==> flow/design.v <==
`timescale 1ns/1ps   
module fp_arithmetic_sequence_generator (
    input wire clk,                   
    input wire rst_n,                 
    input wire activate,              
    input wire [31:0] a1,             
    input wire [31:0] d,              
    input wire [31:0] n,              
    input wire [31:0] saddr,          
    output reg done,                  
    output reg [31:0] mem_addr,       
    output reg [31:0] mem_wdata,      
    output reg mem_write,             
    input wire mem_ready              
);
    localparam IDLE = 3'b000;        
    localparam INIT = 3'b001;        
    localparam LOAD_ADD = 3'b010;    
    localparam WAIT_ADD = 3'b011;    
    localparam MEM_WRITE = 3'b100;   
    localparam WAIT_MEM = 3'b101;    
    localparam UPDATE = 3'b110;      
    localparam FINISH = 3'b111;      
    reg [2:0] state;                 
    reg [31:0] counter;              
    reg [31:0] current_term;         
    reg [31:0] add_a, add_b;        
    reg add_start;                   
    wire [31:0] add_result;          
    wire add_done;                   
    fp_adder fp_add_inst (
        .clk(clk),
        .rst_n(rst_n),
        .a(add_a),
        .b(add_b),
        .start(add_start),
        .result(add_result),
        .done(add_done)
    );
    always @(posedge clk or negedge rst_n) begin
        if (!rst_n) begin
            state <= IDLE;
            counter <= 32'b0;
            current_term <= 32'b0;
            done <= 1'b0;
            add_start <= 1'b0;
            add_a <= 32'b0;
            add_b <= 32'b0;
            mem_addr <= 32'b0;
            mem_wdata <= 32'b0;
            mem_write <= 1'b0;
        end else begin
            add_start <= 1'b0;
            mem_write <= 1'b0;
            case (state)
                IDLE: begin
                    counter <= 32'b0;
                    done <= 1'b0;
                    if (activate) begin
                        state <= INIT;   
                    end
                end
                INIT: begin
                    current_term <= a1;          
                    counter <= 32'b0;            
                    mem_addr <= saddr;           
                    if (n == 32'b0)
                        state <= FINISH;         
                    else
                        state <= MEM_WRITE;      
                end
                LOAD_ADD: begin
                    add_a <= current_term;
                    add_b <= d;
                    add_start <= 1'b1;           
                    state <= WAIT_ADD;
                end
                WAIT_ADD: begin
                    if (add_done) begin
                        state <= MEM_WRITE;      
                    end
                end
                MEM_WRITE: begin
                    mem_wdata <= (counter == 0) ? a1 : add_result;
                    mem_write <= 1'b1;           
                    state <= WAIT_MEM;
                end
                WAIT_MEM: begin
                    if (mem_ready) begin
                        mem_addr <= mem_addr + 4;  
                        counter <= counter + 1'b1;  
                        if ((counter + 32'd1) >= n) begin
                            state <= FINISH;
                        end else if (counter == 0) begin
                            current_term <= a1;
                            state <= LOAD_ADD;   
                        end else begin
                            current_term <= add_result;
                            state <= LOAD_ADD;
                        end
                    end
                end
                FINISH: begin
                    done <= 1'b1;               
                    if (!activate) begin
                        state <= IDLE;          
                    end
                end
                default: state <= IDLE;         
            endcase
        end
    end
endmodule
module fp_adder (
    input wire clk,
    input wire rst_n,
    input wire [31:0] a,         
    input wire [31:0] b,         
    input wire start,            
    output reg [31:0] result,    
    output reg done              
);
    reg [31:0] a_reg, b_reg;    
    reg a_sign, b_sign;          
    reg [7:0] a_exp, b_exp;      
    reg [23:0] a_mant, b_mant;   
    reg [7:0] result_exp;        
    reg result_sign;             
    reg [24:0] result_mant;      
    reg [7:0] exp_diff;          
    localparam IDLE = 3'h0;       
    localparam UNPACK = 3'h1;     
    localparam ALIGN = 3'h2;      
    localparam ADD = 3'h3;        
    localparam NORMALIZE = 3'h4;  
    localparam PACK = 3'h5;       
    reg [2:0] state;
    always @(posedge clk or negedge rst_n) begin
        if (!rst_n) begin
            state <= IDLE;
            result <= 32'b0;
            done <= 1'b0;
        end else begin
            done <= 1'b0;   
            case (state)
                IDLE: begin
                    if (start) begin
                        a_reg <= a;   
                        b_reg <= b;
                        state <= UNPACK;
                    end
                end
                UNPACK: begin
                    a_sign <= a_reg[31];
                    a_exp <= a_reg[30:23];
                    a_mant <= {1'b1, a_reg[22:0]};   
                    b_sign <= b_reg[31];
                    b_exp <= b_reg[30:23];
                    b_mant <= {1'b1, b_reg[22:0]};   
                    state <= ALIGN;
                end
                ALIGN: begin
                    if (a_exp > b_exp) begin
                        exp_diff <= a_exp - b_exp;
                        b_mant <= ((a_exp - b_exp) > 24) ? 24'b0 : (b_mant >> (a_exp - b_exp));
                        result_exp <= a_exp;
                    end else begin
                        exp_diff <= b_exp - a_exp;
                        a_mant <= ((b_exp - a_exp) > 24) ? 24'b0 : (a_mant >> (b_exp - a_exp));
                        result_exp <= b_exp;
                    end
                    state <= ADD;
                end
                ADD: begin
                    if (a_sign == b_sign) begin
                        result_mant <= a_mant + b_mant;
                        result_sign <= a_sign;
                    end else begin
                        if (a_mant >= b_mant) begin
                            result_mant <= a_mant - b_mant;
                            result_sign <= a_sign;
                        end else begin
                            result_mant <= b_mant - a_mant;
                            result_sign <= b_sign;
                        end
                    end
                    state <= NORMALIZE;
                end
                NORMALIZE: begin
                    if (result_mant[24]) begin
                        result_mant <= result_mant >> 1;
                        result_exp <= result_exp + 1;
                        state <= PACK;
                    end else if (result_mant[23:0] != 0) begin
                        if (!result_mant[23]) begin
                            result_mant <= result_mant << 1;
                            result_exp <= result_exp - 1;
                        end else begin
                            state <= PACK;
                        end
                    end else begin
                        result_exp <= 8'b0;
                        state <= PACK;
                    end
                end
                PACK: begin
                    result <= {result_sign, result_exp, result_mant[22:0]};
                    done <= 1'b1;   
                    state <= IDLE;
                end
                default: state <= IDLE;   
            endcase
        end
    end
endmodule
--- tool output ---
Step by step through the tools: fp_arithmetic_sequence_generator. Each step is given for the RTL above and for the edited RTL. Lines under "unedited" count in the file above, lines under "edited" in the edited file. "change" is "edited" less "unedited", of the values as shown; "relative change" is that difference over "unedited", in percent. The mark - stands for no value.

Design top: fp_arithmetic_sequence_generator. Clock input: clk. Cell library: sky130hd. Library corner: tt_025C_1v80.

Diff. Unified diff, file above to edited file. A script made this edit. It changes what the design does and was not meant as an optimisation.

```diff
@@ -24,5 +24,5 @@
     reg [2:0] state;                 
     reg [31:0] counter;              
-    reg [31:0] current_term;         
+    reg [30:0] current_term;         
     reg [31:0] add_a, add_b;        
     reg add_start;                   
```

Elaborated design. Source: Yosys, flattened and elaborated, memories not mapped. Widths are those after wreduce. Registers that Yosys merges into a memory's read port (data or address) are not register bits. Print and check cells do not count.

Storage and ports: bits in registers (unedited 398, edited 394, change -4, relative change -1.01%); input port bits (unedited 132, edited 132, change 0, relative change 0.00%); output and inout port bits (unedited 66, edited 66, change 0, relative change 0.00%).

Operators by class: add/sub/neg operators (unedited 12, edited 12, change 0, relative change 0.00%); magnitude comparators (unedited 5, edited 5, change 0, relative change 0.00%); eq/ne operators (unedited 24, edited 23, change -1, relative change -4.17%); shifts and indexed selects (unedited 2, edited 2, change 0, relative change 0.00%); mux-type cells (unedited 43, edited 43, change 0, relative change 0.00%); reduce/logical cells (unedited 26, edited 26, change 0, relative change 0.00%).

Operator list: two-way mux 31 bit (unedited 0, edited 3, change +3); two-way mux 32 bit (unedited 5, edited 3, change -2, relative change -40.00%); two-way mux 1 bit (unedited 5, edited 4, change -1, relative change -20.00%); parallel mux 32 bit (select 2 bit) (unedited 3, edited 2, change -1, relative change -33.33%); == test 1 bit (unedited 1, edited 0, change -1, relative change -100.00%); parallel mux 31 bit (select 2 bit) (unedited 0, edited 1, change +1).

Operator kinds equal on both sides are left out: 41.

Longest topological paths. Depth = most cells in a row (Yosys ltp): at word level without a register or memory, in the mapped netlist without a sequential cell, where the memories' decode and read muxes count.

Depth: depth in word-level cells (unedited 5, edited 5, change 0, relative change 0.00%); ABC_AREA (unedited 0, edited 0); depth in mapped cells (unedited 19, edited 20, change +1, relative change +5.26%); gate-level depth less buffers (unedited 17, edited 17, change 0, relative change 0.00%).

After synthesis. The flow's flattened synthesis, as Yosys stat reports it; memories are mapped. The netlist is that of the ABC_AREA named above (0 if unset); the other value can give another one.

Synthesis totals: cell count (unedited 2580, edited 2374, change -206, relative change -7.98%); cell area after synthesis (sq um) (unedited 25316.8, edited 24339.6, change -977.2, relative change -3.86%); flip-flop cells (unedited 405, edited 401, change -4, relative change -0.99%); buffer cells (unedited 162, edited 137, change -25, relative change -15.43%).

Cell types: sky130_fd_sc_hd__clkbuf_1 (unedited 136, edited 96, change -40, relative change -29.41%); sky130_fd_sc_hd__or3_1 (unedited 43, edited 7, change -36, relative change -83.72%); sky130_fd_sc_hd__inv_1 (unedited 171, edited 140, change -31, relative change -18.13%); sky130_fd_sc_hd__a221oi_1 (unedited 43, edited 17, change -26, relative change -60.47%); sky130_fd_sc_hd__a21oi_1 (unedited 153, edited 173, change +20, relative change +13.07%); sky130_fd_sc_hd__a31oi_1 (unedited 32, edited 12, change -20, relative change -62.50%); sky130_fd_sc_hd__nand4_1 (unedited 40, edited 22, change -18, relative change -45.00%); sky130_fd_sc_hd__a21o_1 (unedited 45, edited 30, change -15, relative change -33.33%); sky130_fd_sc_hd__a211oi_1 (unedited 34, edited 21, change -13, relative change -38.24%); sky130_fd_sc_hd__nand3_1 (unedited 67, edited 56, change -11, relative change -16.42%); sky130_fd_sc_hd__o2bb2ai_1 (unedited 26, edited 15, change -11, relative change -42.31%); sky130_fd_sc_hd__o31ai_1 (unedited 25, edited 14, change -11, relative change -44.00%); sky130_fd_sc_hd__and2_1 (unedited 24, edited 13, change -11, relative change -45.83%); sky130_fd_sc_hd__a221o_1 (unedited 1, edited 12, change +11, relative change +1100.00%); sky130_fd_sc_hd__o211ai_1 (unedited 23, edited 14, change -9, relative change -39.13%); sky130_fd_sc_hd__mux2_2 (unedited 96, edited 104, change +8, relative change +8.33%); sky130_fd_sc_hd__xnor2_1 (unedited 32, edited 40, change +8, relative change +25.00%); sky130_fd_sc_hd__o21a_1 (unedited 24, edited 16, change -8, relative change -33.33%).

Cell types equal on both sides are left out: 6. The list need not be complete. By module: a second synthesis without flattening, with its own total; a netlist apart from the flattened one above.

Second synthesis, totals: cell total of the unflattened synthesis (unedited 2423, edited 2428, change +5, relative change +0.21%); area total of the unflattened synthesis (sq um) (unedited 24977.7, edited 25062.8, change +85.1, relative change +0.34%).

Rows give one instance, submodules left out.

By module, unedited: fp_adder (instances 1, cells 1438, area 14473.9 sq um); fp_arithmetic_sequence_generator (instances 1, cells 985, area 10503.8 sq um).

By module, edited: fp_adder (instances 1, cells 1438, area 14473.9 sq um); fp_arithmetic_sequence_generator (instances 1, cells 990, area 10588.9 sq um).

Path before layout. Source: OpenSTA report_checks on the synthesized netlist (no wires, ideal clock, input and output delay 20% of the period each), path of least setup slack; recovery checks are left aside. Register names are those of the netlist, which keeps one name where synthesis merged equal registers.

Timing path post-synthesis: path kind (unedited in2reg, edited in2reg); from (unedited in n[17], edited in rst_n); to (unedited reg current_term[10], edited reg fp_add_inst.result_mant[0]); period (ns) (unedited 12.0, edited 12.0, change 0.0, relative change 0.00%); external input delay (ns) (unedited 2.400, edited 2.400, change 0.000, relative change 0.00%); library setup time (ns) (unedited 0.141, edited 0.438, change +0.297); launch time at the first pin (ns) (unedited 2.400, edited 2.400, change 0.000, relative change 0.00%); arrival (ns) (unedited 4.489, edited 4.409, change -0.080, relative change -1.78%); setup slack (ns) (unedited 7.370, edited 7.152, change -0.218); path delay (ns) (unedited 2.230, edited 2.447, change +0.217, relative change +9.73%); stages (unedited 12, edited 3, change -9, relative change -75.00%); path buffers (unedited 1, edited 0, change -1, relative change -100.00%); synthesis period reached (ns) (unedited 4.63, edited 4.848, change +0.218, relative change +4.71%).

"path delay" is the arrival time less input delay plus setup time. "stages": output pins that drive a net of the path, with the launching flip-flop's if there is one; two outputs of one cell count as two. "synthesis period reached" is the clock period less the worst setup slack; recovery checks do not enter. This is arithmetic on one report: input and output delays are still those of the set period (20% each). Between the ends stands the longest chain of elaborated cells between them, by number of cells; it is not shown to be the way that was timed. Of several equally long chains one is given. Each line given opens the expression or statement behind the cell; cells for indexed reads and writes are added by Yosys, which also makes memories of some case tables. A register here has more assigning lines than the two given.

On the way, post-synthesis, unedited:
Path through: sky130_fd_sc_hd__inv_1 sky130_fd_sc_hd__ha_1 sky130_fd_sc_hd__a21o_1 sky130_fd_sc_hd__a21o_1 sky130_fd_sc_hd__a21o_1 sky130_fd_sc_hd__a21o_1 sky130_fd_sc_hd__a21oi_1 sky130_fd_sc_hd__o2111ai_1 sky130_fd_sc_hd__o21bai_1 sky130_fd_sc_hd__a21boi_1 sky130_fd_sc_hd__clkbuf_1 sky130_fd_sc_hd__a221oi_1. The entry for length of the longest elaborated chain reads 4. The entry for elaborated cells on any way between the ends reads 6. For RTL lines with such cells the number is 3. Classes of those cells: 1 x compare; 1 x eq/ne; 3 x mux; 1 x reduce/logical.

Ends and longest elaborated chain, post-synthesis, unedited: start, declared (RTL line 8) `input wire [31:0] n,`; greater-or-equal comparator 32 bit (RTL line 92) `if ((counter + 32'd1) >= n) begin`; two-way mux 32 bit (RTL line 92); two-way mux 32 bit (RTL line 89) `if (mem_ready) begin`; parallel mux 32 bit (select 2 bit) (RTL line 55) `case (state)`; end, assigned (RTL line 64) `current_term <= a1;`; end, assigned (RTL line 95) `current_term <= a1;`; end, declared (RTL line 26) `reg [31:0] current_term;`.

On the way, post-synthesis, edited:
Path through: sky130_fd_sc_hd__o21ai_0 sky130_fd_sc_hd__a21oi_1 sky130_fd_sc_hd__a21boi_0. The entry for length of the longest elaborated chain reads 1. The entry for elaborated cells on any way between the ends reads 1. For RTL lines with such cells the number is 0. Classes of those cells: 1 x reduce/logical.

Ends and longest elaborated chain, post-synthesis, edited: start, declared (RTL line 4) `input wire rst_n,`; AND reduction 4 bit; end, assigned (RTL line 176) `result_mant <= a_mant + b_mant;`; end, assigned (RTL line 180) `result_mant <= a_mant - b_mant;`; end, declared (RTL line 129) `reg [24:0] result_mant;`.

Timing after layout. Path of least setup slack in the final report of each run of pair A (OpenROAD, finished layout, wires in). Where an end is a register, its clock arrival counts in the times.

Timing path post-layout: path kind (unedited reg2reg, edited in2reg); from (unedited reg counter[0], edited in n[4]); to (unedited reg current_term[6], edited reg current_term[8]); period (ns) (unedited 12.0, edited 12.0, change 0.0, relative change 0.00%); external input delay (ns) (edited 2.40); library setup time (ns) (unedited 0.15, edited 0.15, change 0.00); launch time at the first pin (ns) (unedited 0.58, edited 2.40, change +1.82, relative change +313.79%); arrival (ns) (unedited 5.63, edited 5.80, change +0.17, relative change +3.02%); setup slack (ns) (unedited 6.82, edited 6.62, change -0.20); stages (unedited 17, edited 13, change -4, relative change -23.53%); path buffers (unedited 2, edited 2, change 0, relative change 0.00%).

Between the ends stands the longest chain of elaborated cells between them, by number of cells; it is not shown to be the way that was timed. Of several equally long chains one is given. A register here has more assigning lines than the two given.

On the way, post-layout, unedited:
Path through: sky130_fd_sc_hd__dfrtp_1 sky130_fd_sc_hd__nand3_1 sky130_fd_sc_hd__nor4_1 sky130_fd_sc_hd__and3_1 sky130_fd_sc_hd__nand4_1 sky130_fd_sc_hd__nor2_1 sky130_fd_sc_hd__and3_1 sky130_fd_sc_hd__xor2_1 sky130_fd_sc_hd__ha_1 sky130_fd_sc_hd__a21o_1 sky130_fd_sc_hd__a21o_1 sky130_fd_sc_hd__a21o_1 sky130_fd_sc_hd__nor2_2 sky130_fd_sc_hd__buf_4 sky130_fd_sc_hd__a21boi_2 sky130_fd_sc_hd__buf_4 sky130_fd_sc_hd__a221oi_1. The entry for length of the longest elaborated chain reads 5. The entry for elaborated cells on any way between the ends reads 9. Classes of those cells: 1 x add/sub; 1 x compare; 1 x eq/ne; 4 x mux; 2 x reduce/logical.

Ends and longest elaborated chain, post-layout, unedited: start, declared (RTL line 25) `reg [31:0] counter;`; start, assigned (RTL line 43) `counter <= 32'b0;`; start, assigned (RTL line 91) `counter <= counter + 1'b1;`; adder 32 x 1 -> 32 bit (RTL line 92) `if ((counter + 32'd1) >= n) begin`; greater-or-equal comparator 32 bit (RTL line 92); two-way mux 32 bit (RTL line 92); two-way mux 32 bit (RTL line 89) `if (mem_ready) begin`; parallel mux 32 bit (select 2 bit) (RTL line 55) `case (state)`; end, assigned (RTL line 64) `current_term <= a1;`; end, assigned (RTL line 95) `current_term <= a1;`; end, declared (RTL line 26) `reg [31:0] current_term;`.

On the way, post-layout, edited:
Path through: sky130_fd_sc_hd__clkdlybuf4s50_1 sky130_fd_sc_hd__inv_1 sky130_fd_sc_hd__ha_1 sky130_fd_sc_hd__a21o_1 sky130_fd_sc_hd__a2111oi_0 sky130_fd_sc_hd__o21ai_1 sky130_fd_sc_hd__a311o_1 sky130_fd_sc_hd__a2111oi_0 sky130_fd_sc_hd__o31a_1 sky130_fd_sc_hd__a21oi_4 sky130_fd_sc_hd__buf_4 sky130_fd_sc_hd__nand2_1 sky130_fd_sc_hd__o21ai_0. The entry for length of the longest elaborated chain reads 4. The entry for elaborated cells on any way between the ends reads 6. For RTL lines with such cells the number is 3. Classes of those cells: 1 x compare; 1 x eq/ne; 3 x mux; 1 x reduce/logical.

Ends and longest elaborated chain, post-layout, edited: start, declared (RTL line 8) `input wire [31:0] n,`; greater-or-equal comparator 32 bit (RTL line 92) `if ((counter + 32'd1) >= n) begin`; two-way mux 31 bit (RTL line 92); two-way mux 31 bit (RTL line 89) `if (mem_ready) begin`; parallel mux 31 bit (select 2 bit) (RTL line 55) `case (state)`; end, assigned (RTL line 64) `current_term <= a1;`; end, assigned (RTL line 95) `current_term <= a1;`; end, declared (RTL line 26) `reg [30:0] current_term;`.

Flow runs. Runs of the flow (Yosys, OpenROAD) on both versions; the two runs of a pair have the same settings. The constraints put input and output delay at 20% of the set period each and load the outputs with 0.01 pF.

Flow settings, pair A:
Under period_ns stands 12.0. For CAP_MARGIN the number is 20. For CORE_MARGIN the number is 2. The entry for CORE_UTILIZATION reads 40. For SLEW_MARGIN the number is 20.

Final reports, pair A: chip area in the Yosys report (sq um) (unedited 25316.8, edited 24339.6, change -977.2, relative change -3.86%); die size (sq um) (unedited 65321.1, edited 62838.0, change -2483.1, relative change -3.80%); std-cell area (final layout) (sq um) (unedited 29574.6, edited 28421.0, change -1153.6, relative change -3.90%); final utilization (%) (unedited 47.1, edited 47.2, change +0.1); setup slack of the worst path (ns) (unedited 6.822, edited 6.623, change -0.199); sum of negative setup slack (ns) (unedited 0.000, edited 0.000, change 0.000); worst hold slack in the final report (ns) (unedited 0.421, edited 0.413, change -0.008); power (W) (unedited 0.003462, edited 0.003326, change -0.000136, relative change -3.93%); period achieved (ns) (unedited 5.178, edited 5.377, change +0.199, relative change +3.84%).

Flow settings, pair B:
For CAP_MARGIN the number is 30. The entry for CORE_UTILIZATION reads 48. The entry for GPL_ROUTABILITY_DRIVEN reads 0. The figure for GPL_TIMING_DRIVEN is 0. MAX_ROUTING_LAYER: met5. MIN_ROUTING_LAYER: met1. For PLACE_DENSITY_LB_ADDON the number is 0.17. Under SETUP_SLACK_MARGIN stands 1.2. For SLEW_MARGIN the number is 40. The figure for TNS_END_PERCENT is 100. Under period_ns stands 5.35. For CORE_MARGIN the number is 2.

Final reports, pair B: chip area in the Yosys report (sq um) (unedited 25316.8, edited 24339.6, change -977.2, relative change -3.86%); die size (sq um) (unedited 54597.0, edited 52525.8, change -2071.2, relative change -3.79%); std-cell area (final layout) (sq um) (unedited 30979.7, edited 29289.3, change -1690.4, relative change -5.46%); final utilization (%) (unedited 59.2, edited 58.5, change -0.7); setup slack of the worst path (ns) (unedited 1.227, edited 1.205, change -0.022); sum of negative setup slack (ns) (unedited 0.000, edited 0.000, change 0.000); power (W) (unedited 0.00782, edited 0.00722, change -0.00060, relative change -7.67%); period achieved (ns) (unedited 4.123, edited 4.145, change +0.022, relative change +0.53%).

"period achieved" = clock period - worst setup slack. The figure is calculated, with input and output delays left at 20% of the set period. By "power" is meant OpenSTA's value without simulated activity: inputs other than the clock are taken to toggle once in ten clock periods, and the tool carries that through the logic.
--- end ---
